==> flow/design.v <==
`timescale 1ns / 1ps
module key_debounce #(  
   parameter	DELAY_TIME = 250_000  
)(
		input wire	clk,		
		input wire  rstn,
		input wire	key_in,		
		output reg 	press_on			
);
reg		key_in_r0;		
reg		key_in_r1;		
reg 		key_in_nedge;		
reg	[$clog2(DELAY_TIME)-1:0]delay_cnt;		
reg		delay_flag;		 
always @(posedge clk or negedge rstn)
begin
    if(rstn == 1'b0) begin
        key_in_r0 <= 1'b0	;	
        key_in_r1 <= 1'b0	;	
    end
    else begin
       key_in_r0 <= key_in;
	   key_in_r1 <= key_in_r0;
    end
end
always @(posedge clk or negedge rstn)
begin
    if(rstn == 1'b0) begin
        key_in_nedge <= 1'b0;               
    end
    else begin
        key_in_nedge <= ~key_in_r0 & key_in_r1;
    end 
end
always @(posedge clk or negedge rstn)
begin
    if(rstn == 1'b0) begin
        delay_cnt  <= 'd0;	
    end
    else begin
        if((delay_flag == 1) && (delay_cnt == DELAY_TIME - 1))
				delay_cnt <= 0;
        else if ((delay_flag == 1) && (delay_cnt < DELAY_TIME - 1))
            delay_cnt <= delay_cnt + 1;
        else  
				delay_cnt <= 0;
    end
end
always @(posedge clk or negedge rstn)
begin
    if(rstn == 1'b0) begin
	 delay_flag <= 1'b0;		 
    end
    else begin
        if(key_in_nedge) begin	 
				delay_flag <= 1'b1;	 
        end
        else if (delay_cnt == DELAY_TIME - 1) begin
            delay_flag <= 1'b0;
        end
        else
            delay_flag <= delay_flag;
    end
end
always @(posedge clk or negedge rstn)
begin
    if(rstn == 1'b0) begin
        press_on <= 1'b0;
    end
    else begin
        if((delay_cnt == DELAY_TIME - 1) && (delay_flag == 1'b1)) begin		 
		    press_on <= 1'b1;
        end
        else begin
            press_on <= 1'b0;
        end
    end
end
endmodule
`timescale 1ns / 1ps
module Display(
    input	wire	clk,   
    input   wire  rstn,
    input	wire	[3:0]  sw_in,  
    input   wire  [2:0]  press_on,
    output	wire	[1:0]  reg_ab, 
    output  wire  [7:0]  led_time,
    output	wire 	[3:0]  seg_data_1, 
	 output	wire 	[3:0]  seg_data_2 
    );
localparam COUNT_1S = 12048;  
localparam Quarter_Time = 60; 	 
localparam Quarter_Time_rest = 10;	 
wire clk1h;
reg [13:0] counter ; 
reg [13:0] Qcounter ;
reg [6:0] scorer_A ; 
reg [6:0] scorer_B ; 
reg [6:0] Quarter_Time_Down ;	 
reg [2:0] Quarter_Time_rest_Down ;  
reg [4:0] AttackT_A ; 
reg [4:0] AttackT_B; 
reg [1:0] reg_ab_reg;
reg [7:0] led_time_reg ;
reg [3:0] seg_data_1_reg;
reg [3:0] seg_data_2_reg;
reg [1:0] DownCNT;	 
reg [6:0] countA_1;	 
reg [6:0] countA_2;	 
reg [6:0] countA_3;	 
reg [6:0] countB_1;	 
reg [6:0] countB_2;	 
reg [6:0] countB_3;	 
always @(posedge clk or negedge rstn)
begin
    if(rstn == 1'b0) begin	 
       led_time_reg <= 8'b0000_0000; 
       Qcounter <= 'd0; 
	    Quarter_Time_Down <= Quarter_Time;	
		 Quarter_Time_rest_Down <= Quarter_Time_rest;
	    DownCNT <= 'd0;
    end
    else begin
        if(Qcounter == COUNT_1S - 1) begin  
            Qcounter <= 'd0;
				if(Quarter_Time_Down == 0) begin        
						if(DownCNT == 2'd3) begin
						   DownCNT <= 2'd3;
							Quarter_Time_Down <=  0;
							Quarter_Time_rest_Down <= 0;
							led_time_reg <= {led_time_reg[5:0],1'b1,1'b1}; 
						end
						else begin
							if(Quarter_Time_rest_Down == 0)begin
								DownCNT <= DownCNT + 1'b1;
								Quarter_Time_Down <=  Quarter_Time;
								Quarter_Time_rest_Down <= Quarter_Time_rest;
								led_time_reg <= {led_time_reg[5:0],1'b1,1'b1}; 
							end
							else begin
								Quarter_Time_rest_Down <= Quarter_Time_rest_Down -1'b1;
							end
						end
				 end
				 else begin
					 Quarter_Time_Down <= Quarter_Time_Down - 1'b1;
				 end
        end
        else begin
           Qcounter <= Qcounter + 1; 
        end 
    end
end 
always @(posedge clk or negedge rstn)
begin
    if(rstn == 1'b0) begin
        scorer_A <= 'd0; 
        scorer_B <= 'd0; 
		  countA_1 <= 'd0;countA_2 <= 'd0;countA_3 <= 'd0;
		  countB_1 <= 'd0;countB_2 <= 'd0;countB_3 <= 'd0;
	 end
    else begin
        case(sw_in[3:1])
            3'b011:begin  
              case(press_on)  
                3'b001: begin
                    scorer_A <= scorer_A + 1;
						  countA_1 <= countA_1 + 1;
                end 
                3'b010: begin
                    scorer_A <= scorer_A + 2;
						  countA_2 <= countA_2 + 1;
                end 
                3'b100: begin
                    scorer_A <= scorer_A + 3;
						  countA_3 <= countA_3 + 1;
					 end
                default:begin
                    scorer_A <= scorer_A; 
                end
              endcase  
            end
            3'b111:begin  
               case(press_on)
                3'b001: begin
                    scorer_B <= scorer_B + 1;
						  countB_1 <= countB_1 + 1;
                end 
                3'b010: begin
                    scorer_B <= scorer_B + 2;
						  countB_2 <= countB_2 + 1;
                end 
                3'b100: begin
                    scorer_B <= scorer_B + 3;
						  countB_3 <= countB_3 + 1;
                end
                default:begin
                    scorer_B <= scorer_B; 
                end
              endcase     
            end			 
            default:begin
                scorer_A <= scorer_A; 
                scorer_B <= scorer_B; 
            end
        endcase
    end
end
always @(posedge clk or negedge rstn)
begin
    if(rstn == 1'b0) begin
        AttackT_A <= 5'd24;
        AttackT_B <= 5'd24;
        counter <=  'd0;
    end
    else begin
        case(sw_in[3:1])
		3'b000:begin    
              if(sw_in[0] == 1'b1) begin 
                    if(counter == COUNT_1S - 1) begin  
                            counter <= 'd0;
									 if(AttackT_A == 0) begin  
                                AttackT_A <= 0 ;
                            end
                            else begin
                               AttackT_A <= AttackT_A - 1'b1;
                            end
                    end
                    else begin
                       counter <= counter + 1;
                    end
             end
             else begin   
                counter <= counter;
             end   
		end
		3'b001:begin  
              if(sw_in[0] == 1'b1) begin  
                    if(counter == COUNT_1S - 1) begin  
                            counter <= 'd0;
                            if(AttackT_B == 0) begin 
                                AttackT_B <= 0 ;
                            end
                            else begin
                               AttackT_B <= AttackT_B - 1'b1;
                            end
                    end
                    else begin
                       counter <= counter + 1;
                    end
             end
             else begin   
                counter <= counter;
             end
		end
		3'b011:begin  
           counter <=  counter;
           AttackT_A <= AttackT_A;
		     AttackT_B <= AttackT_B;
		end
		3'b111:begin  
		     counter <=  counter;
           AttackT_A <= AttackT_A;
		     AttackT_B <= AttackT_B;
		end	
		default:begin
            counter <=  'd0;
            AttackT_A <= 5'd24;
		      AttackT_B <= 5'd24;
	    end
	   endcase
    end
end
always @(posedge clk or negedge rstn)
begin
    if(rstn == 1'b0) begin
		  seg_data_1_reg <= 4'd16; 
        seg_data_2_reg <= 4'd16;
		  reg_ab_reg <= 2'b11;
    end
    else begin
        case(sw_in[3:1])
		3'b000:begin    
            seg_data_2_reg <= AttackT_A%10; 
            seg_data_1_reg <= AttackT_A/10; 
			reg_ab_reg <= 2'b10;
		end
		3'b001:begin  
            seg_data_2_reg <= AttackT_B%10;
            seg_data_1_reg <= AttackT_B/10;
			reg_ab_reg <= 2'b01;
		end
		3'b011:begin  
            seg_data_2_reg <= scorer_A%10;
            seg_data_1_reg <= scorer_A/10;
			reg_ab_reg <= 2'b10;
		end
		3'b111:begin  
				seg_data_2_reg <= scorer_B%10;
				seg_data_1_reg <= scorer_B/10;
		   reg_ab_reg <= 2'b01;
		end			 
		3'b110:begin   
				if(Quarter_Time_Down == 0)begin
					seg_data_2_reg <= Quarter_Time_rest_Down%10;
					seg_data_1_reg <= Quarter_Time_rest_Down/10;end
				else begin
					seg_data_2_reg <= Quarter_Time_Down%10;
					seg_data_1_reg <= Quarter_Time_Down/10;end
		    reg_ab_reg <= 2'b00;
		end
		3'b100:begin   
            if(scorer_A > scorer_B) begin
					seg_data_2_reg <= 4'd10;   
					seg_data_1_reg <= scorer_A-scorer_B;   
					reg_ab_reg <= 2'b10;
			   end
				else if(scorer_A < scorer_B) begin
					seg_data_2_reg <= 4'd11;   
					seg_data_1_reg <= scorer_B-scorer_A;   
					reg_ab_reg <= 2'b01;
			   end 
				else begin	 
					seg_data_2_reg <= 4'd00;  
					seg_data_1_reg <= 4'd00;   
					reg_ab_reg <= 2'b00;
				end
		end
	   3'b010:begin
		case(press_on)	 
				3'b001:begin
					seg_data_2_reg <= countA_1%10;
					seg_data_1_reg <= countA_1/10;end
				3'b010:begin
					seg_data_2_reg <= countA_2%10;
					seg_data_1_reg <= countA_2/10;end
				3'b100:begin
					seg_data_2_reg <= countA_3%10;
					seg_data_1_reg <= countA_3/10;end
				endcase
		end
		3'b101:begin
				case(press_on)
				3'b001:begin
					seg_data_2_reg <= countB_1%10;
					seg_data_1_reg <= countB_1/10;end
				3'b010:begin
					seg_data_2_reg <= countB_2%10;
					seg_data_1_reg <= countB_2/10;end
				3'b100:begin
					seg_data_2_reg <= countB_3%10;
					seg_data_1_reg <= countB_3/10;end
				endcase
		end
		default:begin  
			seg_data_2_reg <= 4'd16;
			seg_data_1_reg <= 4'd16;
			reg_ab_reg <= 2'b11;
	    end
	endcase
    end
end    
assign reg_ab = reg_ab_reg;  
assign led_time = led_time_reg;
assign seg_data_1 = seg_data_1_reg;
assign seg_data_2 = seg_data_2_reg;
endmodule
`timescale 1ns / 1ps
module segment(
    input  [3:0] seg_data_1,
    input  [3:0] seg_data_2,
    output [8:0] seg_led_1,
    output [8:0] seg_led_2
);
function [8:0] seg;
    input [3:0] d;
    begin
        case (d)
            4'd0:  seg = 9'h3f;
            4'd1:  seg = 9'h06;
            4'd2:  seg = 9'h5b;
            4'd3:  seg = 9'h4f;
            4'd4:  seg = 9'h66;
            4'd5:  seg = 9'h6d;
            4'd6:  seg = 9'h7d;
            4'd7:  seg = 9'h07;
            4'd8:  seg = 9'h7f;
            4'd9:  seg = 9'h6f;
            4'd10: seg = 9'h77;  
            4'd11: seg = 9'h7c;  
            4'd12: seg = 9'h39;
            4'd13: seg = 9'h5e;
            4'd14: seg = 9'h79;
            default: seg = 9'h71;
        endcase
    end
endfunction
assign seg_led_1 = seg(seg_data_1);
assign seg_led_2 = seg(seg_data_2);
endmodule
`timescale 1ns / 1ps
module BallCompetition(
    input	wire clk,					 
    input   wire rstn,					 
    input	wire	[3:0]  sw_in,  	 
    input   wire  [2:0]  key_in,		 
    output	wire	[1:0]  reg_ab,  	 
    output  wire  [7:0]  led_time,	 
    output  [8:0]  seg_led_1,			 
	 output  [8:0]  seg_led_2			 
);
	localparam DelayTime = 250;   
   wire [2:0]	press_on;				 
	wire [3:0] seg_data_1;				 
	wire [3:0] seg_data_2;				 
    key_debounce	 
    #(.DELAY_TIME  (DelayTime))  
    key0
    (
		.clk(clk),		            
      .rstn(rstn),
      .key_in(key_in[0]),		
      .press_on(press_on[0])	       
    );
    key_debounce
    #(.DELAY_TIME  (DelayTime))  
    key1
    (
      .clk(clk),		           
      .rstn(rstn),
      .key_in(key_in[1]),		
      .press_on(press_on[1])	       
    );
    key_debounce
    #(.DELAY_TIME  (DelayTime))  
    key2
    (
      .clk(clk),		            
      .rstn(rstn),
      .key_in(key_in[2]),		
      .press_on(press_on[2])	      
    ); 
    Display u_Display(
      .clk(clk),  
      .rstn(rstn),
      .sw_in(sw_in),  
      .press_on(press_on),
      .reg_ab(reg_ab), 
      .led_time(led_time),
      .seg_data_1(seg_data_1),  
      .seg_data_2(seg_data_2)      
    );
    segment u_segment(
   .seg_data_1  (seg_data_1),	
	.seg_data_2  (seg_data_2),		
	.seg_led_1   (seg_led_1),		
	.seg_led_2	 (seg_led_2)
    );
endmodule
# --- Reports on BallCompetition ---
# Tool output for the design above, in the order of the flow.
# Lines are those of the file above, counted from 1.
# Operators carry their Yosys type and port widths (W data, S select, Z words).
# Cell names lack the library's common part.
inputs:
  top_module: "BallCompetition"
  clock_port: "clk"
  cell_library: "sky130hd"
  pvt_corner: "tt_025C_1v80"

# --- Word level ---
# Yosys after proc, flatten, opt, wreduce and memory -nomap, before mapping. Memory bits, and registers merged into a memory's read port (data or address), are not among the register bits. Print and check cells are not counted. Equal cells are merged and count once.
# Yosys's memory passes give these memory sizes; they may raise the number of words (mostly to a power of two), join words into wider ones and drop unused or constant bits.
op_classes:
  addsub: 24
  n_div: 24
  n_cmp: 5
  eq_ne: 24
  muxes: 53
  bitwise: 9
  reduce_and_logical: 39
ops:
  columns: ["cell", "count"]
  rows:
  - ["$div A7 B4 Y32 const B", 9]
  - ["$mod A7 B4 Y32 const B", 9]
  - ["$div A5 B4 Y32 const B", 2]
  - ["$mod A5 B4 Y32 const B", 2]
  - ["$div A3 B4 Y32 const B", 1]
  - ["$mod A3 B4 Y32 const B", 1]
  - ["$pmux W4 S8", 2]
  - ["$mux W8", 8]
  - ["$add A7 B1 Y7 const B", 8]
  - ["$pmux W4 S3", 4]
  - ["$pmux W7 S3", 2]
  - ["$mux W14", 3]
  - ["$mux W5", 6]
  - ["$add A14 B1 Y14 const B", 2]
  - ["$eq A14 B14 Y1 const B", 2]
  - ["$add A7 B2 Y7 const B", 4]
  - ["$pmux W14 S2", 1]
  - ["$add A8 B1 Y8 const B", 3]
  - ["$lt A8 B8 Y1 const B", 3]
  - ["$eq A8 B8 Y1 const B", 3]
  - ["$mux W4", 6]
  - ["$reduce_and A2 Y1", 11]
  - ["$mux W7", 3]
  - ["$pmux W5 S2", 2]
  - ["$eq A3 B3 Y1 const B", 5]
  - ["$reduce_and A3 Y1", 4]
  - ["$sub A5 B1 Y5 const B", 2]
  - ["$logic_not A5 Y1", 2]
# Other operator kinds: 28; their cells: 68.
word_totals:
  register_bits: 163
  romBits: 224
  memories: 2
  in_bits: 9
  word_cells: 217
memory_table:
  columns: ["name", "words", "width", "read_ports", "write_ports", "line_no", "rtl"]
  rows:
  - ["(name not given)", 16, 7, 1, 0, 378, "case (d)"]
  - ["(name not given)", 16, 7, 1, 0, 378, null]

# --- Longest topological paths ---
# Depth = most cells in a row (Yosys ltp): at word level without a register or memory, in the mapped netlist without a sequential cell, where the memories' decode and read muxes count.
depth:
  ltp_word: 5
  abc_area: 1
  mapped_depth: 48
  mapped_depth_nobuf: 47

# --- Synthesis result ---
# Yosys stat after the flow's synthesis: flattened, memories mapped to cells. It holds for the ABC_AREA given above (unset counts as 0); a run with the other value may have another netlist.
synth_totals:
  cell_count: 1521
  mapped_area_um2: 11199.5
  ffs: 159
types:
  columns: ["cell_type", "count"]
  rows:
  - ["dfrtp_1", 148]
  - ["nand2_1", 362]
  - ["inv_1", 220]
  - ["ha_1", 59]
  - ["nor2_1", 145]
  - ["nand3_1", 104]
  - ["xor2_1", 58]
  - ["o21ai_0", 74]
  - ["a21oi_1", 63]
  - ["dfstp_2", 11]
  - ["nand2_2", 32]
  - ["nand4_1", 24]
  - ["nor3_1", 30]
  - ["nand2_4", 13]
  - ["xnor2_1", 16]
  - ["nor2_4", 10]
  - ["buf_4", 12]
  - ["a31oi_1", 14]
# Not listed: further types 39, cells in them 126.

# --- Timing after synthesis ---
# OpenSTA on the mapped netlist: ideal clock, no wires. The path of least setup slack (recovery checks aside). Input and output delay are each 20% of the period. Register names are those of the netlist, which keeps one name where synthesis merged equal registers.
synth_timing:
  path_type: "input port to flip-flop"
  from: "input port sw_in[2]"
  to: "register u_Display.seg_data_2_reg[3]"
  period_ns: 10.0
  input_delay_ns: 2.000
  arrival_time_ns: 5.513
  required_time_ns: 9.923
  setup_slack_ns: 4.409
  delay_ns: 3.590
  driving_pins: 43
  n_path_buf: 1
  synth_period_reached_ns: 5.591
# "delay_ns" = arrival - input delay + setup time.
# "driving_pins" counts driving pins, that of a launching flip-flop among them; a cell with two outputs on the path counts twice.
# "synth_period_reached_ns" is the clock period less the worst setup slack; recovery checks do not enter. This is arithmetic on one report: input and output delays are still those of the set period (20% each).
# A register here has more assigning lines than the two given.
synth_via:
  path_cell_list: "inv_1 -> nand2_2 -> nor2_1 -> buf_4 -> nor2_1 -> nand2_1 -> nand2_1 -> nand2_1 -> nand2_1 -> nand2_1 -> nand2_1 -> nand2_1 -> nand2_1 -> nand2_1 -> nand2_1 -> nand2_1 -> nand2_1 -> nand2_1 -> (+7 left out) -> nand3_1 -> nand2_1 -> inv_1 -> ha_1 -> nand4_1 -> nand3b_1 -> nand2_4 -> nand2_2 -> nand2_2 -> inv_1 -> ha_1 -> o211ai_1 -> nand2_1 -> inv_1 -> nand2_1 -> nand2_1 -> nand2_1 -> a21oi_1"
synth_lines:
  columns: ["item", "line_no", "rtl"]
  rows:
  - ["from (decl)", 405, "input wire [3:0] sw_in,"]
  - ["to (assign)", 284, "seg_data_2_reg <= AttackT_A%10;"]
  - ["to (assign)", 289, "seg_data_2_reg <= AttackT_B%10;"]
  - ["to (decl)", 106, "reg [3:0] seg_data_2_reg;"]
# Chain of elaborated cells between the ends: none given.

# --- Worst path after layout ---
# From the final timing report of stored run 1: the path of least setup slack in the routed layout; clock arrival at registers is part of the times.
layout_timing:
  path_type: "input port to flip-flop"
  from: "input port sw_in[3]"
  to: "register u_Display.seg_data_2_reg[3]"
  period_ns: 5.45
  input_delay_ns: 1.09
  arrival_time_ns: 5.59
  required_time_ns: 5.80
  setup_slack_ns: 0.21
  driving_pins: 44
  n_path_buf: 2
# A register here has more assigning lines than the two given.
layout_via:
  path_cell_list: "clkdlybuf4s50_1 -> buf_4 -> nor2_2 -> nand2_2 -> nand2_1 -> nand3_1 -> nand2_1 -> nand2_1 -> nand2_1 -> nand2_1 -> nand2_1 -> nand2_1 -> nand2_1 -> nand2_1 -> nand2_1 -> nand2_1 -> nand2_1 -> nand2_1 -> (+8 left out) -> nand3_1 -> nand2_1 -> inv_1 -> ha_1 -> nand4_1 -> nand3b_1 -> nand2_4 -> nand2_2 -> nand2_2 -> inv_1 -> ha_1 -> o211ai_1 -> nand2_1 -> inv_1 -> nand2_1 -> nand2_1 -> nand2_1 -> a21oi_1"
layout_lines:
  columns: ["item", "line_no", "rtl"]
  rows:
  - ["from (decl)", 405, "input wire [3:0] sw_in,"]
  - ["to (assign)", 284, "seg_data_2_reg <= AttackT_A%10;"]
  - ["to (assign)", 289, "seg_data_2_reg <= AttackT_B%10;"]
  - ["to (decl)", 106, "reg [3:0] seg_data_2_reg;"]
# Chain of elaborated cells between the ends: none given.

# Design BallCompetition on sky130hd. What follows are 3 stored runs of the flow, each under its own settings; their order means nothing. The constraints put input and output delay at 20% of the set period each and load the outputs with 0.01 pF.
# "worst_path_allowed_less_slack_ns" = time allowed to the worst setup path (clock period - input delay - output delay, where it has them) - its slack; a late launch clock adds to it, a late capture clock takes from it.
# "total_power_uw" rests on the timing tool's default activity at the inputs, not on a simulated workload.
runs:
  - name: "stored run 1"
    settings:
      ABC_AREA: 1
      CORE_ASPECT_RATIO: 1.08
      CORE_MARGIN: 5
      CORE_UTILIZATION: 69
      CTS_CLUSTER_DIAMETER: 86
      CTS_CLUSTER_SIZE: 15
      MAX_ROUTING_LAYER: "met5"
      SETUP_SLACK_MARGIN: -0.39
      TNS_END_PERCENT: 30
      period_ns: 5.45
      CAP_MARGIN: 20
      SLEW_MARGIN: 20
    results:
      hold_worst_slack_ns: 0.383
      util_pct: 79.6
      dieArea_um2: 18880.8
      worstSetupSlack_ns: 0.212
      ys_area_um2: 11199.5
      worst_path_allowed_less_slack_ns: 4.15
      worst_setup_path_type: "input port to flip-flop"
      final_cell_area_um2: 12708.4
      total_power_uw: 3810
  - name: "stored run 2"
    settings:
      CORE_UTILIZATION: 40
      period_ns: 10.5
      CAP_MARGIN: 20
      CORE_MARGIN: 2
      SLEW_MARGIN: 20
    results:
      util_pct: 45.1
      hold_worst_slack_ns: 0.377
      final_cell_area_um2: 12185.4
      total_power_uw: 1772
      worstSetupSlack_ns: 2.756
      ys_area_um2: 11013.1
      dieArea_um2: 28876.2
      worst_path_allowed_less_slack_ns: 5.64
      worst_setup_path_type: "input port to flip-flop"
  - name: "stored run 3"
    settings:
      CAP_MARGIN: 25
      CELL_PAD_IN_SITES_DETAIL_PLACEMENT: 1
      CELL_PAD_IN_SITES_GLOBAL_PLACEMENT: 3
      CORE_UTILIZATION: 24
      period_ns: 10.0
      CORE_MARGIN: 2
      SLEW_MARGIN: 20
    results:
      worstSetupSlack_ns: 2.279
      final_cell_area_um2: 12559.5
      ys_area_um2: 11013.1
      hold_worst_slack_ns: 0.381
      worst_path_allowed_less_slack_ns: 5.72
      worst_setup_path_type: "input port to flip-flop"
      util_pct: 27.7
      total_power_uw: 1875
      dieArea_um2: 47617.8
